==> flow/design.v <==
module color_proc
  # (parameter
      c_img_cols    = 160,  
      c_img_rows    = 120,  
      c_img_pxls    = c_img_cols * c_img_rows,
      c_nb_img_pxls = $clog2(c_img_pxls),  
      c_nb_cols     = $clog2(c_img_cols),
      c_nb_rows     = $clog2(c_img_rows),
      c_outframe_cols = 16,  
      c_outframe_rows = 8,   
      c_inframe_cols = c_img_cols-2*c_outframe_cols,  
      c_inframe_rows = c_img_rows-2*c_outframe_rows,  
      c_inframe_pxls = c_inframe_cols * c_inframe_rows,  
      c_nb_inframe_pxls = $clog2(c_inframe_pxls),  
      c_nb_inframe_cols = $clog2(c_inframe_cols),  
      c_hist_bins = 8,  
      c_nb_hist_bins = 3,  
      c_nb_hist_val = 11,  
      c_min_colorpixels = 128,   
    c_nb_buf_red   =  4,   
    c_nb_buf_green =  4,   
    c_nb_buf_blue  =  4,   
    c_nb_buf       =   c_nb_buf_red + c_nb_buf_green + c_nb_buf_blue
  )
  (
    input        rst,        
    input        clk,        
    input [2:0] rgbfilter,  
    input        new_frame_i,  
    input  [c_nb_buf-1:0]      orig_pxl,   
    output [c_nb_img_pxls-1:0] orig_addr,  
    output                     proc_we,   
    output [c_nb_buf-1:0]      proc_pxl,  
    output [c_nb_img_pxls-1:0] proc_addr,  
    output reg   new_frame_proc_o,  
    output reg [c_nb_inframe_pxls-1:0] colorpxls_o,
    output [c_nb_hist_val-1:0] colorpxls_bin0,
    output [c_nb_hist_val-1:0] colorpxls_bin1,
    output [c_nb_hist_val-1:0] colorpxls_bin2,
    output [c_nb_hist_val-1:0] colorpxls_bin3,
    output [c_nb_hist_val-1:0] colorpxls_bin4,
    output [c_nb_hist_val-1:0] colorpxls_bin5,
    output [c_nb_hist_val-1:0] colorpxls_bin6,
    output [c_nb_hist_val-1:0] colorpxls_bin7,
    output reg [c_nb_inframe_pxls-2:0] colorpxls_left_o,
    output reg [c_nb_inframe_pxls-2:0] colorpxls_rght_o,
    output reg [c_nb_inframe_pxls-2:0] colorpxls_bin012_o,
    output reg [c_nb_inframe_pxls-2:0] colorpxls_bin567_o,  
    output reg [c_nb_inframe_pxls-2:0] colorpxls_bin01_o,
    output reg [c_nb_inframe_pxls-2:0] colorpxls_bin67_o  
  );
  localparam c_msb_red = c_nb_buf-1;
  localparam c_msb_blu = c_nb_buf_blue-1;
  localparam c_msb_grn = c_msb_blu + c_nb_buf_green;
  reg [c_nb_img_pxls-1:0]  cnt_pxl;
  reg [c_nb_img_pxls-1:0]  cnt_pxl_proc;
  reg [c_nb_img_pxls-1:0]  cnt_pxl_proc_rg;  
  wire end_pxl_cnt;
  wire end_ln;
  wire inner_frame;  
  reg  inner_frame_rg;  
  wire [c_nb_buf_red-1:0]   red;
  wire [c_nb_buf_green-1:0] grn;
  wire [c_nb_buf_blue-1:0]  blu;
  wire [5:0] rgb222;
  reg    red_limit;
  reg    grn_limit;  
  reg    blu_limit;  
  reg    yel_limit;  
  reg    cya_limit;  
  reg    mag_limit;  
  reg    gra_limit;  
  reg    color_threshold;  
  wire    whi_limit;  
  wire red_gt_grn, red_gt_blu, grn_gt_blu;
  wire [c_nb_buf_red-1:0]  red_grn_absdif;
  wire [c_nb_buf_red-1:0]  red_blu_absdif;
  wire [c_nb_buf_green-1:0] grn_blu_absdif;
  localparam  [c_nb_buf_red-1:0] c_simil_limit = 2;  
  localparam  [c_nb_buf_red-1:0] c_vdif_limit = 7;  
  wire red_grn_simil, red_blu_simil, grn_blu_simil;
  wire red_grn_vdif, red_blu_vdif, grn_blu_vdif;
  localparam  C_BLACK_PXL = {c_nb_img_pxls{1'b0}};
  integer ind; 
  reg [c_nb_hist_val-1:0] histogram_tmp [c_hist_bins-1:0]; 
  reg [c_nb_hist_val-1:0] histogram     [c_hist_bins-1:0]; 
  reg [c_nb_inframe_pxls-1:0] colorpxls;
  reg [c_nb_inframe_pxls-2:0] colorpxls_left;
  reg [c_nb_inframe_pxls-2:0] colorpxls_rght;
  reg [c_nb_inframe_pxls-2:0] colorpxls_bin012;
  reg [c_nb_inframe_pxls-2:0] colorpxls_bin567;  
  reg [c_nb_inframe_pxls-2:0] colorpxls_bin01;
  reg [c_nb_inframe_pxls-2:0] colorpxls_bin67;  
  reg [c_nb_cols-1:0] col, col_rg;
  wire [c_nb_cols-1:0] col_inframe;
  wire [c_nb_hist_bins-1:0] hist_bin;
  reg  [c_nb_hist_bins-1:0] hist_bin_rg;  
  reg [c_nb_rows-1:0] row_num;
  reg       processing;  
  reg [c_nb_buf-1:0] orig_pxl_rg; 
  assign red = orig_pxl[c_msb_red:c_msb_grn+1];
  assign grn = orig_pxl[c_msb_grn:c_msb_blu+1];
  assign blu = orig_pxl[c_msb_blu:0];
  reg    proc_we_rg1, proc_we_rg2;
  always @ (posedge rst, posedge clk)
  begin
    if (rst) begin
      orig_pxl_rg     <= 0;
      inner_frame_rg  <= 1'b0;
      hist_bin_rg     <= 0;
      cnt_pxl_proc_rg <= 0;
      proc_we_rg2     <= 0;
    end
    else begin
      orig_pxl_rg    <= orig_pxl;
      inner_frame_rg <= inner_frame;
      hist_bin_rg    <= hist_bin;
      cnt_pxl_proc_rg <= cnt_pxl_proc;
      proc_we_rg2     <= proc_we_rg1;
    end
  end
  always @ (posedge rst, posedge clk)
  begin
    if (rst) begin
      cnt_pxl    <= 0;
      cnt_pxl_proc <= 0;
      processing <= 1'b0;    
      proc_we_rg1 <= 1'b0;    
    end
    else begin
      proc_we_rg1 <= processing;   
      if (processing) begin
        cnt_pxl_proc <= cnt_pxl;
        if (end_pxl_cnt) begin
          cnt_pxl <= 0;
          processing <= 1'b0;
        end
        else
          cnt_pxl <= cnt_pxl + 1'b1;
      end
      else begin  
        if (new_frame_i) begin
          processing <= 1'b1;
        end
      end
    end
  end
  assign end_pxl_cnt = (cnt_pxl == c_img_pxls-1) ? 1'b1 : 1'b0;
  assign orig_addr = cnt_pxl;
  assign proc_addr = cnt_pxl_proc_rg;
  assign end_ln = (col == c_img_cols-1)? 1'b1 : 1'b0;
  always @ (posedge clk, posedge rst) 
  begin
    if (rst) begin   
      row_num <=0;
    end 
    else begin
      if (processing) begin
        if (end_pxl_cnt) begin
          row_num <= 0;
        end
        else if (end_ln) begin
          row_num <= row_num +1'b1;
        end
      end
      else begin
        row_num <=0;
      end
    end 
  end
  always @ (posedge clk, posedge rst) 
  begin
    if (rst) begin   
      col <= 0;
    end 
    else begin
      if (processing) begin
        if (end_ln) begin
          col <= 0;
        end
        else begin
          col <= col +1'b1;
        end 
      end 
      else begin
        col <=0;
      end
    end
  end
  always @ (posedge clk, posedge rst)
  begin
    if (rst) begin
      col_rg <= 0;
    end
    else begin
      col_rg <= col;
    end
  end 
  assign inner_frame = (col_rg  >= c_outframe_cols  &&   
                        col_rg  <  c_img_cols-c_outframe_cols &&   
                        row_num >= c_outframe_rows &&    
                        row_num <  c_img_rows-c_outframe_rows)   
                     ? 1'b1 : 1'b0;
  assign rgb222 = {red[c_nb_buf_red-1:c_nb_buf_red-2],
                   grn[c_nb_buf_green-1:c_nb_buf_green-2],
                   blu[c_nb_buf_blue-1:c_nb_buf_blue-2]};
  assign red_gt_grn = (red > grn) ? 1'b1 : 1'b0;
  assign red_gt_blu = (red > blu) ? 1'b1 : 1'b0;
  assign grn_gt_blu = (grn > blu) ? 1'b1 : 1'b0;
  assign red_grn_absdif = red_gt_grn ? red - grn : grn - red;
  assign red_blu_absdif = red_gt_blu ? red - blu : blu - red;
  assign grn_blu_absdif = grn_gt_blu ? grn - blu : blu - grn;
  assign red_grn_simil = (red_grn_absdif <= c_simil_limit) ? 1'b1 : 1'b0;
  assign red_blu_simil = (red_blu_absdif <= c_simil_limit) ? 1'b1 : 1'b0;
  assign grn_blu_simil = (grn_blu_absdif <= c_simil_limit) ? 1'b1 : 1'b0;
  assign red_grn_vdif = (red_grn_absdif >= c_vdif_limit) ? 1'b1 : 1'b0;
  assign red_blu_vdif = (red_blu_absdif >= c_vdif_limit) ? 1'b1 : 1'b0;
  assign grn_blu_vdif = (grn_blu_absdif >= c_vdif_limit) ? 1'b1 : 1'b0;
  always @ (*)
  begin
    red_limit = 1'b0;
    grn_limit = 1'b0;
    blu_limit = 1'b0;
    yel_limit = 1'b0;
    cya_limit = 1'b0;
    mag_limit = 1'b0;
    gra_limit = 1'b0;
    if (red_gt_grn) begin               
      if (red_gt_blu) begin              
        if (grn_gt_blu) begin              
          if (red_grn_vdif) begin            
            red_limit = 1'b1;                 
          end
          else if (red_grn_simil) begin      
            if (red_blu_simil) begin         
              gra_limit = 1'b1;                 
            end
            else if (grn_blu_vdif) begin     
              yel_limit = 1'b1;                 
            end
          end
        end
        else begin                        
          if (red_blu_vdif) begin            
            red_limit = 1'b1;                 
          end
          else if (red_blu_simil) begin      
            if (red_grn_simil) begin         
              gra_limit = 1'b1;                 
            end
            else if (grn_blu_vdif) begin     
              mag_limit = 1'b1;                 
            end
          end
        end
      end
      else begin                          
        if (red_blu_vdif) begin             
          blu_limit = 1'b1;                   
        end
        else if (red_blu_simil) begin       
          if (grn_blu_simil) begin            
            gra_limit = 1'b1;                   
          end
          else if (red_grn_vdif) begin        
            mag_limit = 1'b1;                   
          end
        end
      end
    end
    else begin                          
      if (red_gt_blu) begin               
        if (red_grn_vdif) begin             
          grn_limit = 1'b1;                  
        end
        else if (red_grn_simil) begin     
          if (red_blu_vdif) begin          
            yel_limit = 1'b1;               
          end
          else if (grn_blu_simil) begin    
            gra_limit = 1'b1;                
          end
        end
      end
      else begin                          
        if (grn_gt_blu) begin               
          if (grn_blu_vdif) begin            
            grn_limit = 1'b1;                   
          end
          else if (grn_blu_simil) begin       
            if (red_blu_vdif) begin             
              cya_limit = 1'b1;                  
            end
            else if (red_grn_simil) begin       
              gra_limit = 1'b1;                   
            end
          end
        end
        else begin                        
          if (grn_blu_vdif) begin          
            blu_limit = 1'b1;                   
          end
          else if (grn_blu_simil) begin     
            if (red_blu_simil) begin         
              gra_limit = 1'b1;                   
            end
            else if (red_grn_vdif) begin     
              cya_limit = 1'b1;                  
            end
          end
        end
      end
    end
  end
  assign whi_limit = gra_limit &
                     red[c_nb_buf_red-1]   &
                     grn[c_nb_buf_green-1] &
                     blu[c_nb_buf_blue-1]  &
                     red[c_nb_buf_red-2]   &
                     grn[c_nb_buf_green-2] &
                     blu[c_nb_buf_blue-2];
  assign col_inframe = col_rg - c_outframe_cols;
  assign hist_bin = col_inframe[c_nb_inframe_cols-1:c_nb_inframe_cols-c_nb_hist_bins];   
  always @ (posedge clk, posedge rst) 
  begin
    if (rst) begin  
      for(ind=0;ind<c_hist_bins;ind=ind+1) begin
        histogram_tmp[ind] <=  0;  
      end
      colorpxls         <= 0;  
      colorpxls_left    <= 0;  
      colorpxls_rght    <= 0;  
      colorpxls_bin012 <= 0;
      colorpxls_bin567 <= 0; 
      colorpxls_bin01  <= 0; 
      colorpxls_bin67  <= 0; 
    end 
    else begin 
      if (end_pxl_cnt) begin
        for(ind=0;ind<c_hist_bins;ind=ind+1) begin
          histogram_tmp[ind]  <= 0;  
        end
        colorpxls         <= 0;  
        colorpxls_left    <= 0;  
        colorpxls_rght    <= 0;  
        colorpxls_bin012 <= 0;
        colorpxls_bin567 <= 0; 
        colorpxls_bin01  <= 0; 
        colorpxls_bin67  <= 0; 
      end
      else begin
        if (inner_frame_rg == 1'b1) begin
          if (color_threshold == 1'b1) begin  
            histogram_tmp[hist_bin_rg] <= histogram_tmp[hist_bin_rg] + 1'b1;
            colorpxls <= colorpxls + 1;
            case (hist_bin)
              3'd0: begin
                colorpxls_left   <= colorpxls_left   + 1'b1;  
                colorpxls_bin012 <= colorpxls_bin012 + 1'b1;  
                colorpxls_bin01  <= colorpxls_bin01  + 1'b1;  
              end
              3'd1: begin
                colorpxls_left   <= colorpxls_left   + 1'b1;  
                colorpxls_bin012 <= colorpxls_bin012 + 1'b1;  
                colorpxls_bin01  <= colorpxls_bin01  + 1'b1;  
              end
              3'd2: begin
                colorpxls_left   <= colorpxls_left   + 1'b1;  
                colorpxls_bin012 <= colorpxls_bin012 + 1'b1;  
              end
              3'd3: begin
                colorpxls_left   <= colorpxls_left + 1'b1;   
              end
              3'd4: begin
                colorpxls_rght   <= colorpxls_rght + 1'b1;   
              end
              3'd5: begin
                colorpxls_rght   <= colorpxls_rght  + 1'b1;   
                colorpxls_bin567 <= colorpxls_bin567 + 1'b1;  
              end
              3'd6: begin
                colorpxls_rght   <= colorpxls_rght   + 1'b1;  
                colorpxls_bin567 <= colorpxls_bin567 + 1'b1;  
                colorpxls_bin67  <= colorpxls_bin67  + 1'b1;  
              end
              3'd7: begin
                colorpxls_rght   <= colorpxls_rght   + 1'b1;  
                colorpxls_bin567 <= colorpxls_bin567 + 1'b1;  
                colorpxls_bin67  <= colorpxls_bin67  + 1'b1;  
              end
            endcase
          end
        end
      end
    end
  end
  always @ (posedge clk, posedge rst) 
  begin
    if (rst) begin
      new_frame_proc_o   <= 1'b0;
      for(ind=0;ind<c_hist_bins;ind=ind+1) begin
        histogram[ind] <= 0;  
      end     
      colorpxls_o        <= 0;
      colorpxls_left_o   <= 0;
      colorpxls_rght_o   <= 0;
      colorpxls_bin012_o <= 0;
      colorpxls_bin567_o <= 0;
      colorpxls_bin01_o  <= 0;
      colorpxls_bin67_o  <= 0;
    end
    else if (end_pxl_cnt) begin
      new_frame_proc_o   <= 1'b1;
      for(ind=0;ind<c_hist_bins;ind=ind+1) begin
        histogram[ind] <= histogram_tmp[ind];
      end   
      colorpxls_o        <= colorpxls;
      colorpxls_left_o   <= colorpxls_left;
      colorpxls_rght_o   <= colorpxls_rght;
      colorpxls_bin012_o <= colorpxls_bin012;
      colorpxls_bin567_o <= colorpxls_bin567;
      colorpxls_bin01_o  <= colorpxls_bin01;
      colorpxls_bin67_o  <= colorpxls_bin67;
    end
    else
      new_frame_proc_o  <= 1'b0;
  end
  assign colorpxls_bin0 = histogram[0];
  assign colorpxls_bin1 = histogram[1];
  assign colorpxls_bin2 = histogram[2];
  assign colorpxls_bin3 = histogram[3];
  assign colorpxls_bin4 = histogram[4];
  assign colorpxls_bin5 = histogram[5];
  assign colorpxls_bin6 = histogram[6];
  assign colorpxls_bin7 = histogram[7];
  assign proc_pxl = color_threshold ? orig_pxl_rg : C_BLACK_PXL;
  assign proc_we  = proc_we_rg2;
  always @ (posedge clk)  
  begin
    color_threshold <= 1'b1;
    case (rgbfilter)
      3'b000:  
        color_threshold <= 1'b1;
      3'b100: begin  
        color_threshold <= red_limit;
      end
      3'b010: begin  
        color_threshold <= grn_limit;
      end
      3'b001: begin  
        color_threshold <= blu_limit;
      end
      3'b110: begin  
        color_threshold <= yel_limit;
      end
      3'b101: begin  
        color_threshold <= mag_limit;
      end
      3'b011: begin  
        color_threshold <= cya_limit;
      end
      3'b111: begin  
        color_threshold <= whi_limit;
      end
    endcase
  end
endmodule
module centroid
  # (parameter
      c_img_cols    = 160,  
      c_img_rows    = 120,  
      c_img_pxls    = c_img_cols * c_img_rows,
      c_nb_img_pxls = $clog2(c_img_pxls),  
      c_nb_cols     = $clog2(c_img_cols),
      c_nb_rows     = $clog2(c_img_rows),
      c_inframe_cols = 128,  
      c_inframe_rows = 104,  
      c_inframe_pxls = c_inframe_cols * c_inframe_rows,  
      c_nb_inframe_pxls = $clog2(c_inframe_pxls),  
      c_hist_bins = 8,  
      c_nb_hist_bins = $clog2(c_hist_bins),  
      c_nb_hist_val = $clog2(c_inframe_rows *(c_inframe_cols/c_hist_bins)), 
      c_nb_centroid = 8,
      c_nb_prox  = 3,
      c_min_colorpxls = 128  
  )
  (
    input        rst,        
    input        clk,        
    input        new_frame_proc_i,  
    input [c_nb_inframe_pxls-1:0] colorpxls_i,
    input [c_nb_hist_val-1:0] colorpxls_bin0_i,
    input [c_nb_hist_val-1:0] colorpxls_bin7_i,
    input [c_nb_inframe_pxls-2:0] colorpxls_left_i,
    input [c_nb_inframe_pxls-2:0] colorpxls_rght_i,
    input [c_nb_inframe_pxls-2:0] colorpxls_bin012_i,  
    input [c_nb_inframe_pxls-2:0] colorpxls_bin567_i,  
    input [c_nb_inframe_pxls-2:0] colorpxls_bin01_i,  
    input [c_nb_inframe_pxls-2:0] colorpxls_bin67_i,  
    output reg [c_nb_centroid-1:0] centroid_o,
    output reg new_centroid_o,      
    output reg [c_nb_prox-1:0] proximity_o   
  );
  wire [c_nb_inframe_pxls-2:0] colorpxls_half;
  wire [c_nb_inframe_pxls-2:0] colorpxls_div;
  reg [c_nb_centroid-1:0] centroid_tmp;
  reg [c_nb_prox-1:0]     proximity_tmp;    
  wire left;
  wire [c_nb_inframe_pxls-2:0] absdif_lft_rght;
  assign left = (colorpxls_left_i > colorpxls_rght_i) ? 1'b1 : 1'b0;
  assign absdif_lft_rght = (left == 1'b1) ? (colorpxls_left_i - colorpxls_rght_i) :
                                            (colorpxls_rght_i - colorpxls_left_i);
  assign colorpxls_half = colorpxls_i[c_nb_inframe_pxls-1:1];
  assign colorpxls_div = {3'b0 , colorpxls_i[c_nb_inframe_pxls-1:4]};
  always @(*) 
  begin
    centroid_tmp = 0;  
    if (colorpxls_i <= c_min_colorpxls)  
      centroid_tmp = 0;
    else if (absdif_lft_rght < colorpxls_div)   
      centroid_tmp[4:3] = 2'b11;  
    else if (left) begin  
      if (colorpxls_bin0_i >= colorpxls_half) 
        centroid_tmp[0] = 1'b1;  
      else if (colorpxls_bin01_i >= colorpxls_half) 
        centroid_tmp[1] = 1'b1;  
      else if (colorpxls_bin012_i >= colorpxls_half) 
        centroid_tmp[2] = 1'b1;  
      else  
        centroid_tmp[3] = 1'b1;  
    end
    else begin  
      if (colorpxls_bin7_i >= colorpxls_half) 
        centroid_tmp[7] = 1'b1;  
      else if (colorpxls_bin67_i >= colorpxls_half) 
        centroid_tmp[6] = 1'b1;  
      else if (colorpxls_bin567_i >= colorpxls_half) 
        centroid_tmp[5] = 1'b1;  
      else  
        centroid_tmp[4] = 1'b1;  
    end
  end
  always @(*)
  begin
    if (colorpxls_i[c_nb_inframe_pxls-1] == 1'b1) begin  
        proximity_tmp = 3'd7; 
    end
    else if (colorpxls_i[c_nb_inframe_pxls-2] == 1'b1) begin  
      if (colorpxls_i[c_nb_inframe_pxls-3] == 1'b1) begin  
        proximity_tmp = 3'd7;   
      end
      else
        proximity_tmp = 3'd6;   
    end
    else if (colorpxls_i[c_nb_inframe_pxls-3] == 1'b1) begin  
      proximity_tmp = 3'd5;   
    end
    else if (colorpxls_i[c_nb_inframe_pxls-4] == 1'b1) begin  
      proximity_tmp = 3'd4;   
    end
    else if (colorpxls_i[c_nb_inframe_pxls-5] == 1'b1) begin  
      proximity_tmp = 3'd3;   
    end
    else if (colorpxls_i[c_nb_inframe_pxls-6] == 1'b1) begin  
      proximity_tmp = 3'd2;   
    end
    else if (colorpxls_i[c_nb_inframe_pxls-7] == 1'b1) begin  
      proximity_tmp = 3'd1;   
    end
    else
      proximity_tmp = 3'd0;   
  end
  always @ (posedge clk, posedge rst) 
  begin
    if (rst) begin
      new_centroid_o <= 1'b0;
      centroid_o <= 0; 
      proximity_o <= 0;
    end
    else begin
      new_centroid_o <= new_frame_proc_i;
      if (new_frame_proc_i == 1'b1) begin
        centroid_o <= centroid_tmp; 
        proximity_o <= proximity_tmp;
      end
    end
  end
endmodule
module color_centroid
  (
    input         clk,
    input         rst,           
    input  [2:0]  rgbfilter,     
    input         new_frame_i,   
    output [14:0] orig_addr,
    input  [11:0] orig_pxl,
    output        proc_we,
    output [14:0] proc_addr,
    output [11:0] proc_pxl,
    output [7:0]  centroid,
    output        new_centroid,
    output [2:0]  proximity
  );
  localparam c_img_cols      = 160;
  localparam c_img_rows      = 120;
  localparam c_img_pxls      = c_img_cols * c_img_rows;
  localparam c_nb_img_cols   = 8;
  localparam c_nb_img_rows   = 7;
  localparam c_nb_img_pxls   = 15;
  localparam c_outframe_cols = 16;
  localparam c_outframe_rows = 8;
  localparam c_inframe_cols  = c_img_cols-2*c_outframe_cols;  
  localparam c_inframe_rows  = c_img_rows-2*c_outframe_rows;  
  localparam c_inframe_pxls  = c_inframe_cols * c_inframe_rows;  
  localparam c_nb_inframe_pxls = 14;
  localparam c_hist_bins     = 8;
  localparam c_nb_hist_bins  = 3;
  localparam c_nb_hist_val   = 11;
  localparam c_nb_centroid   = 8;
  localparam c_nb_prox       = 3;
  localparam c_nb_buf_red    = 4;
  localparam c_nb_buf_green  = 4;
  localparam c_nb_buf_blue   = 4;
  localparam c_nb_buf        = 12;
  wire [c_nb_hist_val-1:0] colorpxls_bin0;
  wire [c_nb_hist_val-1:0] colorpxls_bin7;
  wire [c_nb_inframe_pxls-1:0] colorpxls;
  wire [c_nb_inframe_pxls-2:0] colorpxls_left;
  wire [c_nb_inframe_pxls-2:0] colorpxls_rght;
  wire [c_nb_inframe_pxls-2:0] colorpxls_bin012;
  wire [c_nb_inframe_pxls-2:0] colorpxls_bin567;
  wire [c_nb_inframe_pxls-2:0] colorpxls_bin01;
  wire [c_nb_inframe_pxls-2:0] colorpxls_bin67;
  wire new_frame_proc;
  color_proc
    #(
      .c_img_cols     (c_img_cols),
      .c_img_rows     (c_img_rows),
      .c_img_pxls     (c_img_pxls),
      .c_nb_cols      (c_nb_img_cols),
      .c_nb_rows      (c_nb_img_rows),
      .c_nb_img_pxls  (c_nb_img_pxls),
      .c_outframe_cols(c_outframe_cols),
      .c_outframe_rows(c_outframe_rows),
      .c_inframe_cols (c_inframe_cols),
      .c_inframe_rows (c_inframe_rows),
      .c_inframe_pxls (c_inframe_pxls),
      .c_hist_bins    (c_hist_bins),
      .c_nb_hist_val  (c_nb_hist_val),
      .c_nb_buf_red   (c_nb_buf_red),
      .c_nb_buf_green (c_nb_buf_green),
      .c_nb_buf_blue  (c_nb_buf_blue),
      .c_nb_buf       (c_nb_buf)
    )
    color_filter
    (
      .rst        (rst),
      .clk        (clk),
      .rgbfilter  (rgbfilter),
      .new_frame_i(new_frame_i),
      .orig_addr  (orig_addr),
      .orig_pxl   (orig_pxl),
      .proc_we    (proc_we),
      .proc_addr  (proc_addr),
      .proc_pxl   (proc_pxl),
      .new_frame_proc_o (new_frame_proc),
      .colorpxls_o    (colorpxls),
      .colorpxls_bin0 (colorpxls_bin0),
      .colorpxls_bin1 (),
      .colorpxls_bin2 (),
      .colorpxls_bin3 (),
      .colorpxls_bin4 (),
      .colorpxls_bin5 (),
      .colorpxls_bin6 (),
      .colorpxls_bin7 (colorpxls_bin7),
      .colorpxls_left_o   (colorpxls_left),
      .colorpxls_rght_o   (colorpxls_rght),
      .colorpxls_bin012_o (colorpxls_bin012),
      .colorpxls_bin567_o (colorpxls_bin567),
      .colorpxls_bin01_o  (colorpxls_bin01),
      .colorpxls_bin67_o  (colorpxls_bin67)
    );
  centroid
    #(
      .c_img_cols     (c_img_cols),
      .c_img_rows     (c_img_rows),
      .c_img_pxls     (c_img_pxls),
      .c_nb_cols      (c_nb_img_cols),
      .c_nb_rows      (c_nb_img_rows),
      .c_nb_img_pxls  (c_nb_img_pxls),
      .c_inframe_cols (c_inframe_cols),
      .c_inframe_rows (c_inframe_rows),
      .c_inframe_pxls (c_inframe_pxls),
      .c_hist_bins    (c_hist_bins),
      .c_nb_hist_bins (c_nb_hist_bins),
      .c_nb_hist_val  (c_nb_hist_val),
      .c_nb_centroid  (c_nb_centroid),
      .c_nb_prox      (c_nb_prox),
      .c_min_colorpxls(128)
    )
    centroid_calc
    (
      .rst              (rst),
      .clk              (clk),
      .new_frame_proc_i (new_frame_proc),
      .colorpxls_i      (colorpxls),
      .colorpxls_bin0_i (colorpxls_bin0),
      .colorpxls_bin7_i (colorpxls_bin7),
      .colorpxls_left_i  (colorpxls_left),
      .colorpxls_rght_i  (colorpxls_rght),
      .colorpxls_bin012_i(colorpxls_bin012),
      .colorpxls_bin567_i(colorpxls_bin567),
      .colorpxls_bin01_i (colorpxls_bin01),
      .colorpxls_bin67_i (colorpxls_bin67),
      .centroid_o     (centroid),
      .new_centroid_o (new_centroid),
      .proximity_o    (proximity)
    );
endmodule
== Reports on color_centroid ==
Tool output for the design above, in the order of the flow.
Line numbers count from 1 in the design file above.
Operators carry their Yosys type and port widths (W data, S select, Z words).
The mark n/a stands for no value.
Design
  design top: color_centroid
  clock input: clk
  standard-cell library: sky130hd
  corner: tt_025C_1v80

== After elaboration ==
Yosys after proc, flatten, opt, wreduce and memory -nomap, before mapping. Print and check cells are not counted. Equal cells are merged and count once.
Word-level totals
  flip-flop bits (word level): 395
  bits of input ports: 18
  output and inout port bits: 55
Operators by class
  $add $sub $neg: 20
  magnitude comparators: 22
  equal/unequal tests: 24
  multiplexer cells: 179
  bitwise logic cells: 6
  reduce/logical cells: 43
Operator list (number)
  $mux W11: 35
  $mux W13: 25
  $pmux W11 S8: 1
  $mux W1: 88
  $add A13 B1 Y13 const B: 6
  $ge A13 B13 Y1: 4
  $reduce_and A3 Y1: 14
  $mux W14: 3
  $eq A3 B3 Y1 const B: 12
  $reduce_bool A2 Y1: 16
  $mux W3: 10
  $ge A11 B13 Y1: 2
  $sub A13 B13 Y13: 2
  $sub A4 B4 Y4: 6
  $mux W8: 3
  $mux W7: 3
  $mux W4: 5
  $eq A3 B2 Y1 const B: 6
  $add A15 B1 Y15 const B: 1
  $eq A15 B15 Y1 const B: 1
  $mux W15: 1
  $add A14 B1 Y14 const B: 1
  $le A14 B8 Y1 const B: 1
  $lt A13 B10 Y1: 1
  $gt A13 B13 Y1: 1
  $le A4 B2 Y1 const B: 3
  $ge A4 B3 Y1 const B: 3
  $gt A4 B4 Y1: 3
Other operator kinds: 21; their cells: 37.

== Logic depth ==
Yosys ltp: most cells in a row. Word level: on the elaborated netlist, between registers, memories and ports. Mapped: between sequential cells and ports; inverters and the memories' decode and read muxes count.
Depth
  depth in word-level cells: 19
  ABC_AREA: 0
  mapped depth: 23
  mapped depth without buffers: 20

== Synthesis result ==
Yosys stat after the flow's synthesis: flattened, memories mapped to cells. It holds for the ABC_AREA given above (unset counts as 0); a run with the other value may have another netlist.
Synthesis totals
  standard cells after synthesis: 2155
  cell area after synthesis: 21003.9 um^2
  sequential area: 9879.5 um^2
  mapped flip-flops: 395
Cells by type (number)
  sky130_fd_sc_hd__dfrtp_1: 394
  sky130_fd_sc_hd__ha_1: 147
  sky130_fd_sc_hd__nand2_1: 377
  sky130_fd_sc_hd__o21ai_0: 148
  sky130_fd_sc_hd__mux2_2: 59
  sky130_fd_sc_hd__xor2_1: 72
  sky130_fd_sc_hd__nor2_1: 167
  sky130_fd_sc_hd__a21oi_1: 108
  sky130_fd_sc_hd__inv_1: 91
  sky130_fd_sc_hd__nand3_1: 66
  sky130_fd_sc_hd__xnor2_1: 34
  sky130_fd_sc_hd__nand4_1: 40
  sky130_fd_sc_hd__a21o_1: 30
  sky130_fd_sc_hd__mux2i_1: 22
  sky130_fd_sc_hd__and3_1: 32
  sky130_fd_sc_hd__fa_1: 8
  sky130_fd_sc_hd__clkbuf_1: 39
  sky130_fd_sc_hd__buf_2: 29
Not listed: further types 75, cells in them 292.
The figures by module come from a second, unflattened synthesis with its own total; it is not the netlist above.
Unflattened totals
  cell total of the unflattened synthesis: 2541
  area total of the unflattened synthesis: 23885.4 um^2
Rows give one instance, submodules left out.
Modules
  color_proc: times used 1, cells 2092, area 20144.3 um^2
  centroid: times used 1, cells 449, area 3741.1 um^2
  color_centroid: times used 1, cells 0, area 0.0 um^2

== Path before layout ==
OpenSTA on the mapped netlist: ideal clock, no wires. The path of least setup slack (recovery checks aside). Input and output delay are each 20% of the period. Register names are those of the netlist, which keeps one name where synthesis merged equal registers.
Timing path after synthesis
  path type: in2reg
  from: input orig_pxl[4]
  to: register color_filter.color_threshold
  clock period: 10.0 ns
  arrival time: 4.482 ns
  data required time: 9.940 ns
  path slack: 5.458 ns
  delay of the path: 2.542 ns
  stages: 13
  path buffers: 0
  synthesis period reached: 4.542 ns
"delay of the path" = arrival - input delay + setup time.
"stages" counts driving pins, that of a launching flip-flop among them; a cell with two outputs on the path counts twice.
"synthesis period reached" = period - worst setup slack (recovery checks aside). The figure is calculated, with input and output delays left at 20% of the set period.
The rows between start and end are the longest chain of elaborated cells between them; the timing report does not say that the signal goes this way. Where chains are equally long, one stands for them.
Each line given opens the expression or statement behind the cell; cells for indexed reads and writes are added by Yosys, which also makes memories of some case tables.
At most two assigning lines are given for a register; there are more.
Between the ends, after synthesis
  cell sequence: sky130_fd_sc_hd__inv_1 -> sky130_fd_sc_hd__ha_1 -> sky130_fd_sc_hd__inv_1 -> sky130_fd_sc_hd__fa_1 -> sky130_fd_sc_hd__and3_4 -> sky130_fd_sc_hd__o21ai_4 -> sky130_fd_sc_hd__a211oi_1 -> sky130_fd_sc_hd__or3_1 -> sky130_fd_sc_hd__a31o_1 -> sky130_fd_sc_hd__nor4b_2 -> sky130_fd_sc_hd__o21ai_1 -> sky130_fd_sc_hd__a2111oi_2 -> sky130_fd_sc_hd__a311o_1
  cells in the longest elaborated chain: 19
  elaborated cells between the ends (all ways): 83
  those cells by class: add/sub: 4; compare: 6; mux: 67; logic: 6
Ends and longest elaborated chain, after synthesis
  start: declaration: RTL line 596  | input  [11:0] orig_pxl,
  $gt A4 B4 Y1: RTL line 207  | assign red_gt_grn = (red > grn) ? 1'b1 : 1'b0;
  $mux W1: RTL line 207
  $mux W4: RTL line 210  | assign red_grn_absdif = red_gt_grn ? red - grn : grn - red;
  $le A4 B2 Y1: RTL line 213  | assign red_grn_simil = (red_grn_absdif <= c_simil_limit) ? 1'b1 : 1'b0;
  $mux W1: RTL line 213
  $mux W1: RTL line 294  | else if (red_grn_simil) begin
  $mux W1: RTL line 291  | if (red_blu_vdif) begin
  $mux W1: RTL line 290  | else if (grn_blu_simil) begin
  $mux W1: RTL line 287  | if (grn_blu_vdif) begin
  $mux W1: RTL line 286  | if (grn_gt_blu) begin
  $mux W1: RTL line 272  | if (red_gt_blu) begin
  $mux W1: RTL line 228  | if (red_gt_grn) begin
  $and A1 B1 Y1 x6: RTL line 315  | assign whi_limit = gra_limit &
  $pmux W1 S8: RTL line 441  | case (rgbfilter)
  end: assignment: RTL line 445  | color_threshold <= red_limit;
  end: assignment: RTL line 448  | color_threshold <= grn_limit;
  end: declaration: RTL line 73  | reg    color_threshold;

== Worst path after layout ==
Path of least setup slack in the final report of run 1 (OpenROAD, finished layout, wires in). Where an end is a register, its clock arrival counts in the times.
Timing path post-layout
  path type: reg2reg
  from: register color_filter.colorpxls_rght_o[1]
  to: register centroid_calc.centroid_o[7]
  clock period: 5.31 ns
  arrival time: 5.08 ns
  data required time: 5.75 ns
  path slack: 0.67 ns
  stages: 21
  path buffers: 0
The rows between start and end are the longest chain of elaborated cells between them; the timing report does not say that the signal goes this way. Where chains are equally long, one stands for them.
Between the ends, post-layout
  cell sequence: sky130_fd_sc_hd__dfrtp_1 -> sky130_fd_sc_hd__inv_1 -> sky130_fd_sc_hd__ha_1 -> sky130_fd_sc_hd__nor2b_1 -> sky130_fd_sc_hd__o21ai_1 -> sky130_fd_sc_hd__a211oi_2 -> sky130_fd_sc_hd__nor4b_2 -> sky130_fd_sc_hd__or2_1 -> sky130_fd_sc_hd__mux2_2 -> sky130_fd_sc_hd__a21oi_1 -> sky130_fd_sc_hd__o21ai_0 -> sky130_fd_sc_hd__xor2_1 -> sky130_fd_sc_hd__ha_1 -> sky130_fd_sc_hd__a21o_1 -> sky130_fd_sc_hd__a211oi_1 -> sky130_fd_sc_hd__a21oi_1 -> sky130_fd_sc_hd__nor3_1 -> sky130_fd_sc_hd__o21bai_1 -> sky130_fd_sc_hd__nor3b_1 -> sky130_fd_sc_hd__o211a_4 -> sky130_fd_sc_hd__o32ai_2
  cells in the longest elaborated chain: 6
  elaborated cells between the ends (all ways): 9
  those cells by class: add/sub: 2; compare: 2; mux: 5
Ends and longest elaborated chain, post-layout
  start: declaration: RTL line 46  | output reg [c_nb_inframe_pxls-2:0] colorpxls_rght_o,
  start: assignment: RTL line 406  | colorpxls_rght_o   <= 0;
  start: assignment: RTL line 419  | colorpxls_rght_o   <= colorpxls_rght;
  $gt A13 B13 Y1: RTL line 510  | assign left = (colorpxls_left_i > colorpxls_rght_i) ? 1'b1 : 1'b0;
  $mux W1: RTL line 510
  $mux W13: RTL line 511  | assign absdif_lft_rght = (left == 1'b1) ? (colorpxls_left_i - colorpxls_rght_i) :
  $lt A13 B10 Y1: RTL line 520  | else if (absdif_lft_rght < colorpxls_div)
  $mux W3: RTL line 520
  $mux W8: RTL line 518  | if (colorpxls_i <= c_min_colorpxls)
  end: assignment: RTL line 577  | centroid_o <= 0;
  end: assignment: RTL line 583  | centroid_o <= centroid_tmp;
  end: declaration: RTL line 500  | output reg [c_nb_centroid-1:0] centroid_o,

Memo
Re: implementation data of color_centroid

2 stored runs of color_centroid in the flow (synthesis by Yosys, layout by OpenROAD, sky130hd cells), in arbitrary order. Constraints: input delay and output delay 20% of the set period each, output load 0.01 pF.
"achieved clock period (ns)": clock period set for the run, less the worst setup slack. It is reckoned from that one timing run; input and output delays stay at 20% of the period that was set.
"worst setup path time (ns)" means the part of the period allowed to the worst setup path (the constraints hold back 20% at inputs and 20% at outputs) less its slack; where the path has registers, the arrival times of their clocks count too.
"finish__power__total" rests on the timing tool's default activity at the inputs, not on a simulated workload.

Flow files of run 1
==> flow/run.sh <==
#!/bin/bash
# the make line also repeats the synthesis and layout settings of config.mk as NAME=value (left out here)
make -C /OpenROAD-flow-scripts/flow DESIGN_CONFIG=/design/flow/config.mk WORK_HOME=/design/flow/orfs CLKGATE_MAP_FILE= finish
==> flow/config.mk <==
export PLATFORM = sky130hd
export DESIGN_NAME = color_centroid
export DESIGN_NICKNAME = color_centroid
export VERILOG_FILES = /design/flow/design.v
export SDC_FILE = /design/flow/constraint.sdc
export NUM_CORES = 4
export LEC_CHECK = 0
export CAP_MARGIN = 20
export CORE_MARGIN = 2
export CORE_UTILIZATION = 40
export SETUP_SLACK_MARGIN = -0.41
export SLEW_MARGIN = 20
==> flow/constraint.sdc <==
create_clock -name core_clock -period 5.31 [get_ports {clk}]
set_input_delay 1.0620 -clock core_clock [delete_from_list [all_inputs] [get_ports {clk}]]
set_output_delay 1.0620 -clock core_clock [all_outputs]
set_load 0.01 [all_outputs]

report of run 1
yosys chip area after synthesis (um^2): 21003.9
finish__design__die__area: 54358.9
finish__design__instance__area__stdcell: 24009.3
finish__design__instance__utilization: 0.4652
finish__timing__setup__ws: 0.670
finish__timing__setup__tns: 0.000
finish__timing__hold__ws: 0.346
finish__power__total: 7.802e-03
achieved clock period (ns): 4.640
worst setup path time (ns): 4.64
worst setup path kind: reg2reg

Flow files of run 2
==> flow/run.sh <==
#!/bin/bash
# the make line also repeats the synthesis and layout settings of config.mk as NAME=value (left out here)
make -C /OpenROAD-flow-scripts/flow DESIGN_CONFIG=/design/flow/config.mk WORK_HOME=/design/flow/orfs CLKGATE_MAP_FILE= finish
==> flow/config.mk <==
export PLATFORM = sky130hd
export DESIGN_NAME = color_centroid
export DESIGN_NICKNAME = color_centroid
export VERILOG_FILES = /design/flow/design.v
export SDC_FILE = /design/flow/constraint.sdc
export NUM_CORES = 4
export LEC_CHECK = 0
export CAP_MARGIN = 20
export CELL_PAD_IN_SITES_GLOBAL_PLACEMENT = 1
export CORE_ASPECT_RATIO = 0.68
export CORE_MARGIN = 5
export CORE_UTILIZATION = 27
export MIN_ROUTING_LAYER = met1
export SETUP_SLACK_MARGIN = 0.59
export SLEW_MARGIN = 40
==> flow/constraint.sdc <==
create_clock -name core_clock -period 3.12 [get_ports {clk}]
set_input_delay 0.6240 -clock core_clock [delete_from_list [all_inputs] [get_ports {clk}]]
set_output_delay 0.6240 -clock core_clock [all_outputs]
set_load 0.01 [all_outputs]

report of run 2
yosys chip area after synthesis (um^2): 21003.9
finish__design__die__area: 83573.5
finish__design__instance__area__stdcell: 27960.6
finish__design__instance__utilization: 0.3620
finish__timing__setup__ws: -0.813
finish__timing__setup__tns: -6.123
finish__timing__hold__ws: 0.189
finish__power__total: 1.466e-02
achieved clock period (ns): 3.933
worst setup path time (ns): 3.93
worst setup path kind: reg2reg
